==> flow/design.v <==
module values (
    input logic       clk,
    input logic       rst_n,       
    input logic       newframe,   
    input logic [5:0] pixel,       
    input logic [63:0] seed,       
    output logic [7:0] read_data,
    output logic [63:0] debug_grid  
);
    logic [63:0] current_state;
    logic [63:0] next_state;
    logic [31:0] frame_counter;    
    logic update_frame;            
    always_ff @(posedge clk) begin
        if (!rst_n) begin
            current_state <= seed;   
        end else if (newframe) begin
            current_state <= next_state;
        end
    end
    assign debug_grid = current_state;
always_comb begin 
    integer x_offset, y_offset;
    logic [5:0] neighbor_count[64];
    next_state = 64'b0;
    if (newframe) begin
        int neighbor_counter;
        logic [2:0] row;
        logic [2:0] col;
        logic is_alive;
        logic becomes_alive;
        for (int i = 0; i < 64; i++) begin
            neighbor_counter = 0;
            row = i / 8;  
            col = i % 8;   
            for (x_offset = -1; x_offset <= 1; x_offset = x_offset + 1) begin
                for (y_offset = -1; y_offset <= 1; y_offset = y_offset + 1) begin
                    if (!(x_offset == 0 && y_offset == 0)) begin
                        logic [5:0] neighbor_index;
                        logic [2:0] new_row, new_col;
                        if ((row + x_offset >= 0) && (row + x_offset < 8) &&
                            (col + y_offset >= 0) && (col + y_offset < 8)) begin
                            new_row = row + x_offset;
                            new_col = col + y_offset;
                            neighbor_index = new_row * 8 + new_col;
                            if (current_state[neighbor_index]) begin
                                neighbor_counter = neighbor_counter + 1;
                            end
                        end
                        else begin
                            neighbor_index =0;
                            new_row = 0;
                            new_col = 0;
                        end
                    end
                end
            end
            is_alive = current_state[i];
            becomes_alive = (is_alive && (neighbor_counter == 2 || neighbor_counter == 3)) ||
                (!is_alive && (neighbor_counter == 3));
            next_state[i] = becomes_alive;
        end
    end
    else begin
        next_state = current_state;  
        x_offset = 0;
        y_offset = 0;
    end
end
always_comb begin
    if (current_state[pixel]) begin
        read_data = 8'hFF;  
    end else begin
        read_data = 8'h00;  
    end
end
endmodule
module ws2812b(
    input logic clk, 
    input logic rst_n,
    input logic serial_in, 
    input logic transmit, 
    output logic ws2812b_out, 
    output logic shift
);
    localparam IDLE = 1'b0;  
    localparam TRANSMITTING = 1'b1;
    localparam T0_CYCLE_COUNT = 4'd5;
    localparam T1_CYCLE_COUNT = 4'd10;
    localparam MAX_CYCLE_COUNT = 4'd15;
    logic state;
    logic [3:0] cycle_count;
    logic bit_being_sent;
    always_ff @(posedge clk) begin
        if (!rst_n) begin
            state <= IDLE;
            cycle_count <= 4'd0;
            bit_being_sent <= 1'b0;
        end else
        unique case (state)
            IDLE:
                if (transmit == 1'b1) begin
                    state <= TRANSMITTING;  
                    cycle_count <= 4'd0;  
                    bit_being_sent <= serial_in;
                end
            TRANSMITTING:  
                if (transmit == 1'b0) begin
                    state <= IDLE;  
                end
                else if (cycle_count == MAX_CYCLE_COUNT - 1) begin  
                    cycle_count <= 4'd0;
                    bit_being_sent <= serial_in;
                end
                else begin
                    cycle_count <= cycle_count + 1;
                end
        endcase
    end
    always_comb begin
        if (state == TRANSMITTING)
            if (bit_being_sent == 1'b0)  
                ws2812b_out = (cycle_count < T0_CYCLE_COUNT);  
            else
                ws2812b_out = (cycle_count < T1_CYCLE_COUNT);  
        else
            ws2812b_out = 1'b0;  
    end
    assign shift = (state == TRANSMITTING) && (cycle_count == 4'd0);  
endmodule
module controller (
    input logic clk, 
    input logic rst_n,
    output logic load_sreg, 
    output logic transmit_pixel, 
    output logic [5:0] pixel, 
    output logic newframe
);
    localparam TRANSMIT_FRAME       = 1'b0;
    localparam IDLE                 = 1'b1;
    localparam [2:0] READ_CH_VALS   = 3'b001;
    localparam [2:0] LOAD_SREG      = 3'b010;
    localparam [2:0] TRANSMIT_PIXEL = 3'b100;
    localparam [8:0] TRANSMIT_CYCLES    = 9'd360;        
    localparam [19:0] IDLE_CYCLES       = 20'd3600;      
    logic state;
    logic next_state;
    logic [2:0] transmit_phase;
    logic [2:0] next_transmit_phase;
    logic [5:0] pixel_counter;
    logic [5:0] frame_counter;  
    logic [8:0] transmit_counter;
    logic [19:0] idle_counter;
    logic transmit_pixel_done;
    logic idle_done;
    assign transmit_pixel_done = (transmit_counter == TRANSMIT_CYCLES - 1);
    assign idle_done = (idle_counter == IDLE_CYCLES - 1);
    always_ff @(posedge clk) begin
        if (!rst_n) begin
            state <= TRANSMIT_FRAME;
            transmit_phase <= READ_CH_VALS;
        end else begin
            state <= next_state;
            transmit_phase <= next_transmit_phase;
        end
    end
    always_comb begin
        next_state = 1'bx;
        unique case (state)
            TRANSMIT_FRAME:
                if ((pixel_counter == 6'd0) && (transmit_pixel_done))
                    next_state = IDLE;
                else
                    next_state = TRANSMIT_FRAME;
            IDLE:
                if (idle_done)
                    next_state = TRANSMIT_FRAME;
                else
                    next_state = IDLE;
        endcase
    end
    always_comb begin
        next_transmit_phase = READ_CH_VALS;
        if (state == TRANSMIT_FRAME) begin
            case (transmit_phase)
                READ_CH_VALS:
                    next_transmit_phase = LOAD_SREG;
                LOAD_SREG:
                    next_transmit_phase = TRANSMIT_PIXEL;
                TRANSMIT_PIXEL:
                    next_transmit_phase = transmit_pixel_done ? READ_CH_VALS : TRANSMIT_PIXEL;
            endcase
        end
    end
    always_ff @(posedge clk) begin
        if (!rst_n) begin
            pixel_counter <= 6'd63;
        end else if ((state == TRANSMIT_FRAME) && transmit_pixel_done) begin
            pixel_counter <= pixel_counter - 1;
        end
    end
    always_ff @(posedge clk) begin
        if (!rst_n) begin
            newframe <= 1'b0;
            frame_counter <= 6'd0;
        end else if (idle_done) begin
            if (frame_counter == 6'd1) begin
                newframe <= 1'b1;
                frame_counter <= 6'd0;
            end else begin
                newframe <= 1'b0;
                frame_counter <= frame_counter + 6'd1;
            end
        end else begin
            newframe <= 1'b0;
        end
    end
    always_ff @(posedge clk) begin
        if (!rst_n) begin
            transmit_counter <= 9'd0;
        end else if (transmit_phase == TRANSMIT_PIXEL) begin
            transmit_counter <= transmit_counter + 1;
        end
        else begin
            transmit_counter <= 9'd0;
        end
    end
    always_ff @(posedge clk) begin
        if (!rst_n) begin
            idle_counter <= 20'd0;
        end else if (state == IDLE) begin
            idle_counter <= idle_counter + 1;
        end
        else begin
            idle_counter <= 20'd0;
        end
    end
    assign pixel = pixel_counter;
    assign load_sreg = (transmit_phase == LOAD_SREG);
    assign transmit_pixel = (transmit_phase == TRANSMIT_PIXEL);
endmodule
module top(
    input logic     clk, 
    input logic     SW, 
    input logic     BOOT, 
    input logic [63:0] seed,
    output logic    _48b, 
    output logic    _45a
);
    logic [7:0] read_data;
    logic [5:0] pixel;
    logic newframe; 
    logic [23:0] shift_reg;  
    logic load_sreg;
    logic transmit_pixel;
    logic shift; 
    logic ws2812b_out;
    logic [63:0] pixel_control;
    logic [63:0] next_pixel_control;  
    logic [5:0] pixel_index;  
    logic [1:0] flipper;  
    values u1 (
        .clk         (clk), 
        .rst_n       (SW),  
        .newframe    (newframe), 
        .pixel        (pixel),
        .seed        (seed),
        .read_data     (read_data),
        .debug_grid  ()
    );
    ws2812b u4 (  
        .clk            (clk), 
        .rst_n          (SW),
        .serial_in      (shift_reg[23]),  
        .transmit       (transmit_pixel),  
        .ws2812b_out    (ws2812b_out), 
        .shift          (shift)
    );
    controller u5 (
        .clk            (clk), 
        .rst_n          (SW),
        .load_sreg      (load_sreg), 
        .transmit_pixel (transmit_pixel), 
        .pixel          (pixel),  
        .newframe          (newframe)  
    );
    always_ff @(posedge clk) begin
        if (!SW) begin
            flipper = 2'b00;
            shift_reg <= 24'd0;
        end else begin
        if(newframe) begin
            flipper = flipper + 1;
            if (flipper == 2'b11) begin
                flipper = 2'b00;
            end
        end
        if (load_sreg) begin  
            unique case (flipper)
                2'b00:
                    shift_reg <= { read_data, 16'd0 };
                2'b01:
                    shift_reg <= { 8'd0, read_data, 8'd0 };
                2'b10:
                    shift_reg <= { 16'd0, read_data };
                2'b11:  
                    shift_reg <= { 16'd0, read_data };
            endcase
        end
        else if (shift) begin
            shift_reg <= { shift_reg[22:0], 1'b0 }; 
        end
        end
    end
    assign _48b = ws2812b_out;  
    assign _45a = ~ws2812b_out;  
endmodule
# ---- Step by step through the tools: top
# What the tools print for top, step after step.
# Lines are those of the file above, counted from 1.
# Library cell names are shortened.
# Not given: --
dict set report inputs {
  top {top}
  clock_port {clk}
  library {sky130hd}
  pvt_corner {tt_025C_1v80}
}

# ---- After elaboration
# Source: Yosys, flattened and elaborated, memories not mapped. Widths are those after wreduce. Registers that Yosys merges into a memory's read port (data or address) are not register bits. Print and check cells do not count. Equal cells are merged and count once.
dict set report word_totals {
  in_bits 67
  out_inout_bits 2
  register_bits 142
  elab_cells 1732
}
dict set report classes {
  equal 143
  n_logic 4
  n_addsub 365
  muxes 870
  compare 2
  shifts 1
  reduce_and_logical 334
}
# cell count
set ops {}
lappend ops {{2-to-1 mux 32 bit} 794}
lappend ops {{adder 32 x 2 -> 32 bit (second input constant)} 359}
lappend ops {{== test 32 x 3 -> 1 bit (second input constant)} 128}
lappend ops {{logical AND 1 bit} 131}
lappend ops {{logical OR 1 bit} 128}
lappend ops {{2-to-1 mux 64 bit} 2}
lappend ops {{case mux 24 bit (select 3 bit)} 1}
lappend ops {{logical NOT 1 bit} 64}
lappend ops {{indexed select 64 x 6 -> 1 bit} 1}
lappend ops {{2-to-1 mux 1 bit} 58}
lappend ops {{2-to-1 mux 24 bit} 2}
lappend ops {{adder 20 x 1 -> 20 bit (second input constant)} 1}
lappend ops {{== test 20 x 12 -> 1 bit (second input constant)} 1}
lappend ops {{2-to-1 mux 4 bit} 3}
lappend ops {{adder 9 x 1 -> 9 bit (second input constant)} 1}
lappend ops {{== test 9 bit (second input constant)} 1}
lappend ops {{case mux 3 bit (select 3 bit)} 1}
lappend ops {{AND reduction 2 bit} 4}
lappend ops {{case mux 4 bit (select 2 bit)} 1}
lappend ops {{2-to-1 mux 8 bit} 1}
lappend ops {{!= test 2 x 1 -> 1 bit (second input constant)} 3}
lappend ops {{== test 2 bit (second input constant)} 3}
lappend ops {{adder 6 x 1 -> 6 bit (second input constant)} 1}
lappend ops {{subtractor 6 x 1 -> 6 bit (second input constant)} 1}
lappend ops {{== test 6 x 1 -> 1 bit (second input constant)} 1}
lappend ops {{logical NOT 6 bit} 1}
lappend ops {{2-to-1 mux 6 bit} 1}
lappend ops {{2-to-1 mux 2 bit} 3}
# Other operator kinds: 18; their cells: 23.

# ---- Longest topological paths
# Longest topological path by Yosys (ltp), each cell counted once; first at word level (registers and memories cut), then after technology mapping (sequential cells cut; the memories' decode and read muxes count).
dict set report logic_depth {
  ltp_word 29
  ABC_AREA 1
  mapped_depth 33
  ltp_nobuf 31
}

# ---- Synthesis result
# The flow's flattened synthesis, as Yosys stat reports it; memories are mapped. The netlist is that of the ABC_AREA named above (0 if unset); the other value can give another one.
dict set report synth_totals {
  ffs 142
  yosys_area_um2 29380.7
  stdcells 5293
  seq_area_um2 3483.3
  buf_cells 181
}
# cell_type count area_total_um2
set by_type {}
lappend by_type {nand2_1 2050 7694.88}
lappend by_type {ha_1 348 4.35E+03}
lappend by_type {nand3_1 629 3.15E+03}
lappend by_type {inv_1 717 2.69E+03}
lappend by_type {edfxtp_1 64 1.92E+03}
lappend by_type {dfxtp_1 78 1.56E+03}
lappend by_type {nor2_1 310 1.16E+03}
lappend by_type {o21ai_0 224 1.12E+03}
lappend by_type {a21oi_1 123 615.59}
lappend by_type {xor2_1 70 613.088}
lappend by_type {or2_2 87 544.272}
lappend by_type {nand4_1 76 475.456}
lappend by_type {buf_2 82 410.394}
lappend by_type {nand3b_1 49 367.853}
lappend by_type {buf_4 35 262.752}
lappend by_type {xnor2_1 29 253.994}
lappend by_type {buf_6 20 225.216}
lappend by_type {nand2_2 27 168.912}
# Not listed: further types 34, cells in them 275.

# ---- Path before layout
# OpenSTA on the mapped netlist: ideal clock, no wires. The path of least setup slack (recovery checks aside). Input and output delay are each 20% of the period. Register names are those of the netlist, which keeps one name where synthesis merged equal registers.
dict set report synth_path {
  path_kind {register to register}
  from {register u1.current_state[33]}
  to {register u1.current_state[42]}
  setup_time_ns 0.252
  arrival_ns 4.309
  n_path_buf 1
  path_stages 31
  delay_ns 4.561
  required_ns 9.748
  setup_slack_ns 5.439
  clock_period_ns 10.0
  launch_ns 0.000
  period_less_setup_slack_ns 4.561
}
# "delay_ns" is the arrival time less input delay plus setup time.
# "path_stages": output pins that drive a net of the path, with the launching flip-flop's if there is one; two outputs of one cell count as two.
# "period_less_setup_slack_ns" = period - worst setup slack (recovery checks aside). The figure is calculated, with input and output delays left at 20% of the set period.
# Between the ends stands the longest chain of elaborated cells between them, by number of cells; it is not shown to be the way that was timed. Of several equally long chains one is given.
# A line is the first line of the expression or statement that the cell stems from. Yosys adds cells for indexed reads and writes and turns some case tables into memories.
dict set report synth_via {
  path_cell_list {edfxtp_1 > clkinv_1 > clkbuf_1 > ha_1 > inv_1 > nand2_2 > nand2_1 > inv_1 > ha_1 > nand2_1 > nand2_1 > ha_1 > or2_2 > nand2_1 > inv_1 > ha_1 > or2_2 > nand2_1 > inv_1 > ha_1 > nand2_1 > nand2_1 > ha_1 > nor2_1 > nor2_1 > o21ai_0 > inv_1 > nand2_1 > nor2_1 > nand2_1 > nand2_1}
  elab_chain_cells 29
  cells_between 31
  cone_classes {7 x add/sub; 2 x eq/ne; 18 x mux; 4 x reduce/logical}
}
# element line
set synth_rtl {}
lappend synth_rtl {{start: declaration} 10} ;# logic [63:0] current_state;
lappend synth_rtl {{start: assignment} 16} ;# current_state <= seed;
lappend synth_rtl {{start: assignment} 18} ;# current_state <= next_state;
lappend synth_rtl {{2-to-1 mux 1 bit} 46} ;# if (current_state[neighbor_index]) begin
lappend synth_rtl {{2-to-1 mux 32 bit} 26} ;# if (newframe) begin
lappend synth_rtl {{adder 32 x 2 -> 32 bit} 47} ;# neighbor_counter = neighbor_counter + 1;
lappend synth_rtl {{2-to-1 mux 32 bit} 46}
lappend synth_rtl {{2-to-1 mux 32 bit} 26}
lappend synth_rtl {{adder 32 x 2 -> 32 bit} 47}
lappend synth_rtl {{2-to-1 mux 32 bit} 46}
lappend synth_rtl {{[15 not listed]} --}
lappend synth_rtl {{2-to-1 mux 32 bit} 26}
lappend synth_rtl {{== test 32 x 3 -> 1 bit} 59} ;# becomes_alive = (is_alive && (neighbor_counter == 2 || neighbor_counter == 3)) ||
lappend synth_rtl {{logical OR 1 bit} 59}
lappend synth_rtl {{logical AND 1 bit} 59}
lappend synth_rtl {{logical OR 1 bit} 59}
lappend synth_rtl {{2-to-1 mux 64 bit} 17} ;# end else if (newframe) begin
lappend synth_rtl {{2-to-1 mux 64 bit} 15} ;# if (!rst_n) begin
lappend synth_rtl {{end: assignment} 16}
lappend synth_rtl {{end: assignment} 18}
lappend synth_rtl {{end: declaration} 10}

# ---- Timing after layout
# From the final timing report of record 1: the path of least setup slack in the routed layout; clock arrival at registers is part of the times.
dict set report layout_path {
  path_kind {register to register}
  from {register u1.current_state[33]}
  to {register u1.current_state[42]}
  setup_time_ns 0.25
  launch_ns 0.56
  clock_period_ns 9.18
  path_stages 30
  required_ns 9.48
  setup_slack_ns 3.17
  n_path_buf 0
  arrival_ns 6.31
}
# Between the ends stands the longest chain of elaborated cells between them, by number of cells; it is not shown to be the way that was timed. Of several equally long chains one is given.
dict set report layout_via {
  path_cell_list {edfxtp_1 > clkinv_1 > ha_1 > inv_1 > nand2_2 > nand2_1 > inv_1 > ha_1 > nand2_1 > nand2_1 > ha_1 > or2_2 > nand2_1 > inv_1 > ha_1 > or2_2 > nand2_1 > inv_1 > ha_1 > nand2_1 > nand2_1 > ha_1 > nor2_1 > nor2_1 > o21ai_0 > inv_1 > nand2_1 > nor2_1 > nand2_1 > nand2_1}
  elab_chain_cells 29
  cells_between 31
  cone_classes {7 x add/sub; 2 x eq/ne; 18 x mux; 4 x reduce/logical}
}
# element line
set layout_rtl {}
lappend layout_rtl {{start: declaration} 10} ;# logic [63:0] current_state;
lappend layout_rtl {{start: assignment} 16} ;# current_state <= seed;
lappend layout_rtl {{start: assignment} 18} ;# current_state <= next_state;
lappend layout_rtl {{2-to-1 mux 1 bit} 46} ;# if (current_state[neighbor_index]) begin
lappend layout_rtl {{2-to-1 mux 32 bit} 26} ;# if (newframe) begin
lappend layout_rtl {{adder 32 x 2 -> 32 bit} 47} ;# neighbor_counter = neighbor_counter + 1;
lappend layout_rtl {{2-to-1 mux 32 bit} 46}
lappend layout_rtl {{2-to-1 mux 32 bit} 26}
lappend layout_rtl {{adder 32 x 2 -> 32 bit} 47}
lappend layout_rtl {{2-to-1 mux 32 bit} 46}
lappend layout_rtl {{[15 not listed]} --}
lappend layout_rtl {{2-to-1 mux 32 bit} 26}
lappend layout_rtl {{== test 32 x 3 -> 1 bit} 59} ;# becomes_alive = (is_alive && (neighbor_counter == 2 || neighbor_counter == 3)) ||
lappend layout_rtl {{logical OR 1 bit} 59}
lappend layout_rtl {{logical AND 1 bit} 59}
lappend layout_rtl {{logical OR 1 bit} 59}
lappend layout_rtl {{2-to-1 mux 64 bit} 17} ;# end else if (newframe) begin
lappend layout_rtl {{2-to-1 mux 64 bit} 15} ;# if (!rst_n) begin
lappend layout_rtl {{end: assignment} 16}
lappend layout_rtl {{end: assignment} 18}
lappend layout_rtl {{end: declaration} 10}

Data sheet: physical implementation of top

Measured results for top: 3 stored runs of the Yosys and OpenROAD flow on sky130hd. The settings differ; the order carries no meaning. The constraints put input and output delay at 20% of the set period each and load the outputs with 0.01 pF.
"timing.achieved_period_ns" means the clock period less the worst setup slack. The figure is calculated, with input and output delays left at 20% of the set period.
"worstPathTime_ns" = time allowed to the worst setup path (clock period - input delay - output delay, where it has them) - its slack; a late launch clock adds to it, a late capture clock takes from it.

# record 1
==> flow/run.sh <==
#!/bin/bash
# the make line also repeats the synthesis and layout settings of config.mk as NAME=value (left out here)
make -C /OpenROAD-flow-scripts/flow DESIGN_CONFIG=/design/flow/config.mk WORK_HOME=/design/flow/orfs CLKGATE_MAP_FILE= finish
==> flow/config.mk <==
export PLATFORM = sky130hd
export DESIGN_NAME = top
export DESIGN_NICKNAME = top
export VERILOG_FILES = /design/flow/design.v
export SDC_FILE = /design/flow/constraint.sdc
export NUM_CORES = 4
export LEC_CHECK = 0
export ABC_AREA = 1
export CAP_MARGIN = 40
export CELL_PAD_IN_SITES_DETAIL_PLACEMENT = 2
export CORE_ASPECT_RATIO = 1.16
export CORE_MARGIN = 6
export CORE_UTILIZATION = 15
export CTS_CLUSTER_DIAMETER = 155
export CTS_CLUSTER_SIZE = 22
export GPL_ROUTABILITY_DRIVEN = 1
export GPL_TIMING_DRIVEN = 1
export HOLD_SLACK_MARGIN = 0.01
export MAX_ROUTING_LAYER = met4
export MIN_ROUTING_LAYER = met2
export PLACE_DENSITY_LB_ADDON = 0.28
export SETUP_SLACK_MARGIN = 0.98
export SLEW_MARGIN = 40
==> flow/constraint.sdc <==
create_clock -name core_clock -period 9.18 [get_ports {clk}]
set_input_delay 1.8360 -clock core_clock [delete_from_list [all_inputs] [get_ports {clk}]]
set_output_delay 1.8360 -clock core_clock [all_outputs]
set_load 0.01 [all_outputs]

==> record 1: results <==
timing.hold.ws_ns=0.430
worstPathTime_ns=6.01
timing.worst_path_kind="register to register"
synth_chip_area_um2=29380.7
timing.achieved_period_ns=6.010
finish.stdcell_area_um2=33208.1
post_route_util_frac=0.171
final_setup_tns_ns=0.000
worst_setup_slack_ns=3.170
design_die_area_um2=206666.0

# record 2
==> flow/run.sh <==
#!/bin/bash
# the make line also repeats the synthesis and layout settings of config.mk as NAME=value (left out here)
make -C /OpenROAD-flow-scripts/flow DESIGN_CONFIG=/design/flow/config.mk WORK_HOME=/design/flow/orfs CLKGATE_MAP_FILE= finish
==> flow/config.mk <==
export PLATFORM = sky130hd
export DESIGN_NAME = top
export DESIGN_NICKNAME = top
export VERILOG_FILES = /design/flow/design.v
export SDC_FILE = /design/flow/constraint.sdc
export NUM_CORES = 4
export LEC_CHECK = 0
export ABC_AREA = 1
export CAP_MARGIN = 35
export CELL_PAD_IN_SITES_DETAIL_PLACEMENT = 2
export CELL_PAD_IN_SITES_GLOBAL_PLACEMENT = 3
export CORE_MARGIN = 3
export CORE_UTILIZATION = 23
export CTS_CLUSTER_DIAMETER = 324
export GPL_ROUTABILITY_DRIVEN = 1
export MAX_ROUTING_LAYER = met5
export PLACE_DENSITY_LB_ADDON = 0.09
export SETUP_SLACK_MARGIN = -0.4
export SLEW_MARGIN = 20
==> flow/constraint.sdc <==
create_clock -name core_clock -period 9.5 [get_ports {clk}]
set_input_delay 1.9000 -clock core_clock [delete_from_list [all_inputs] [get_ports {clk}]]
set_output_delay 1.9000 -clock core_clock [all_outputs]
set_load 0.01 [all_outputs]

==> record 2: results <==
timing.hold.ws_ns=0.421
worstPathTime_ns=5.42
timing.worst_path_kind="register to register"
synth_chip_area_um2=29380.7
timing.achieved_period_ns=5.421
finish.stdcell_area_um2=32089.5
post_route_util_frac=0.254
final_setup_tns_ns=0.000
worst_setup_slack_ns=4.079
design_die_area_um2=132067.0

# record 3
==> flow/run.sh <==
#!/bin/bash
# the make line also repeats the synthesis and layout settings of config.mk as NAME=value (left out here)
make -C /OpenROAD-flow-scripts/flow DESIGN_CONFIG=/design/flow/config.mk WORK_HOME=/design/flow/orfs CLKGATE_MAP_FILE= finish
==> flow/config.mk <==
export PLATFORM = sky130hd
export DESIGN_NAME = top
export DESIGN_NICKNAME = top
export VERILOG_FILES = /design/flow/design.v
export SDC_FILE = /design/flow/constraint.sdc
export NUM_CORES = 4
export LEC_CHECK = 0
export CAP_MARGIN = 40
export CELL_PAD_IN_SITES_DETAIL_PLACEMENT = 2
export CORE_ASPECT_RATIO = 1.16
export CORE_MARGIN = 6
export CORE_UTILIZATION = 15
export CTS_CLUSTER_DIAMETER = 155
export CTS_CLUSTER_SIZE = 22
export GPL_ROUTABILITY_DRIVEN = 1
export GPL_TIMING_DRIVEN = 1
export HOLD_SLACK_MARGIN = 0.01
export MAX_ROUTING_LAYER = met4
export MIN_ROUTING_LAYER = met2
export PLACE_DENSITY_LB_ADDON = 0.28
export SETUP_SLACK_MARGIN = 0.98
export SLEW_MARGIN = 10
==> flow/constraint.sdc <==
create_clock -name core_clock -period 6.04 [get_ports {clk}]
set_input_delay 1.2080 -clock core_clock [delete_from_list [all_inputs] [get_ports {clk}]]
set_output_delay 1.2080 -clock core_clock [all_outputs]
set_load 0.01 [all_outputs]

==> record 3: results <==
timing.hold.ws_ns=0.432
worstPathTime_ns=4.87
timing.worst_path_kind="register to register"
synth_chip_area_um2=26464.1
timing.achieved_period_ns=4.871
finish.stdcell_area_um2=31172.4
post_route_util_frac=0.178
final_setup_tns_ns=0.000
worst_setup_slack_ns=1.169
design_die_area_um2=186680.0
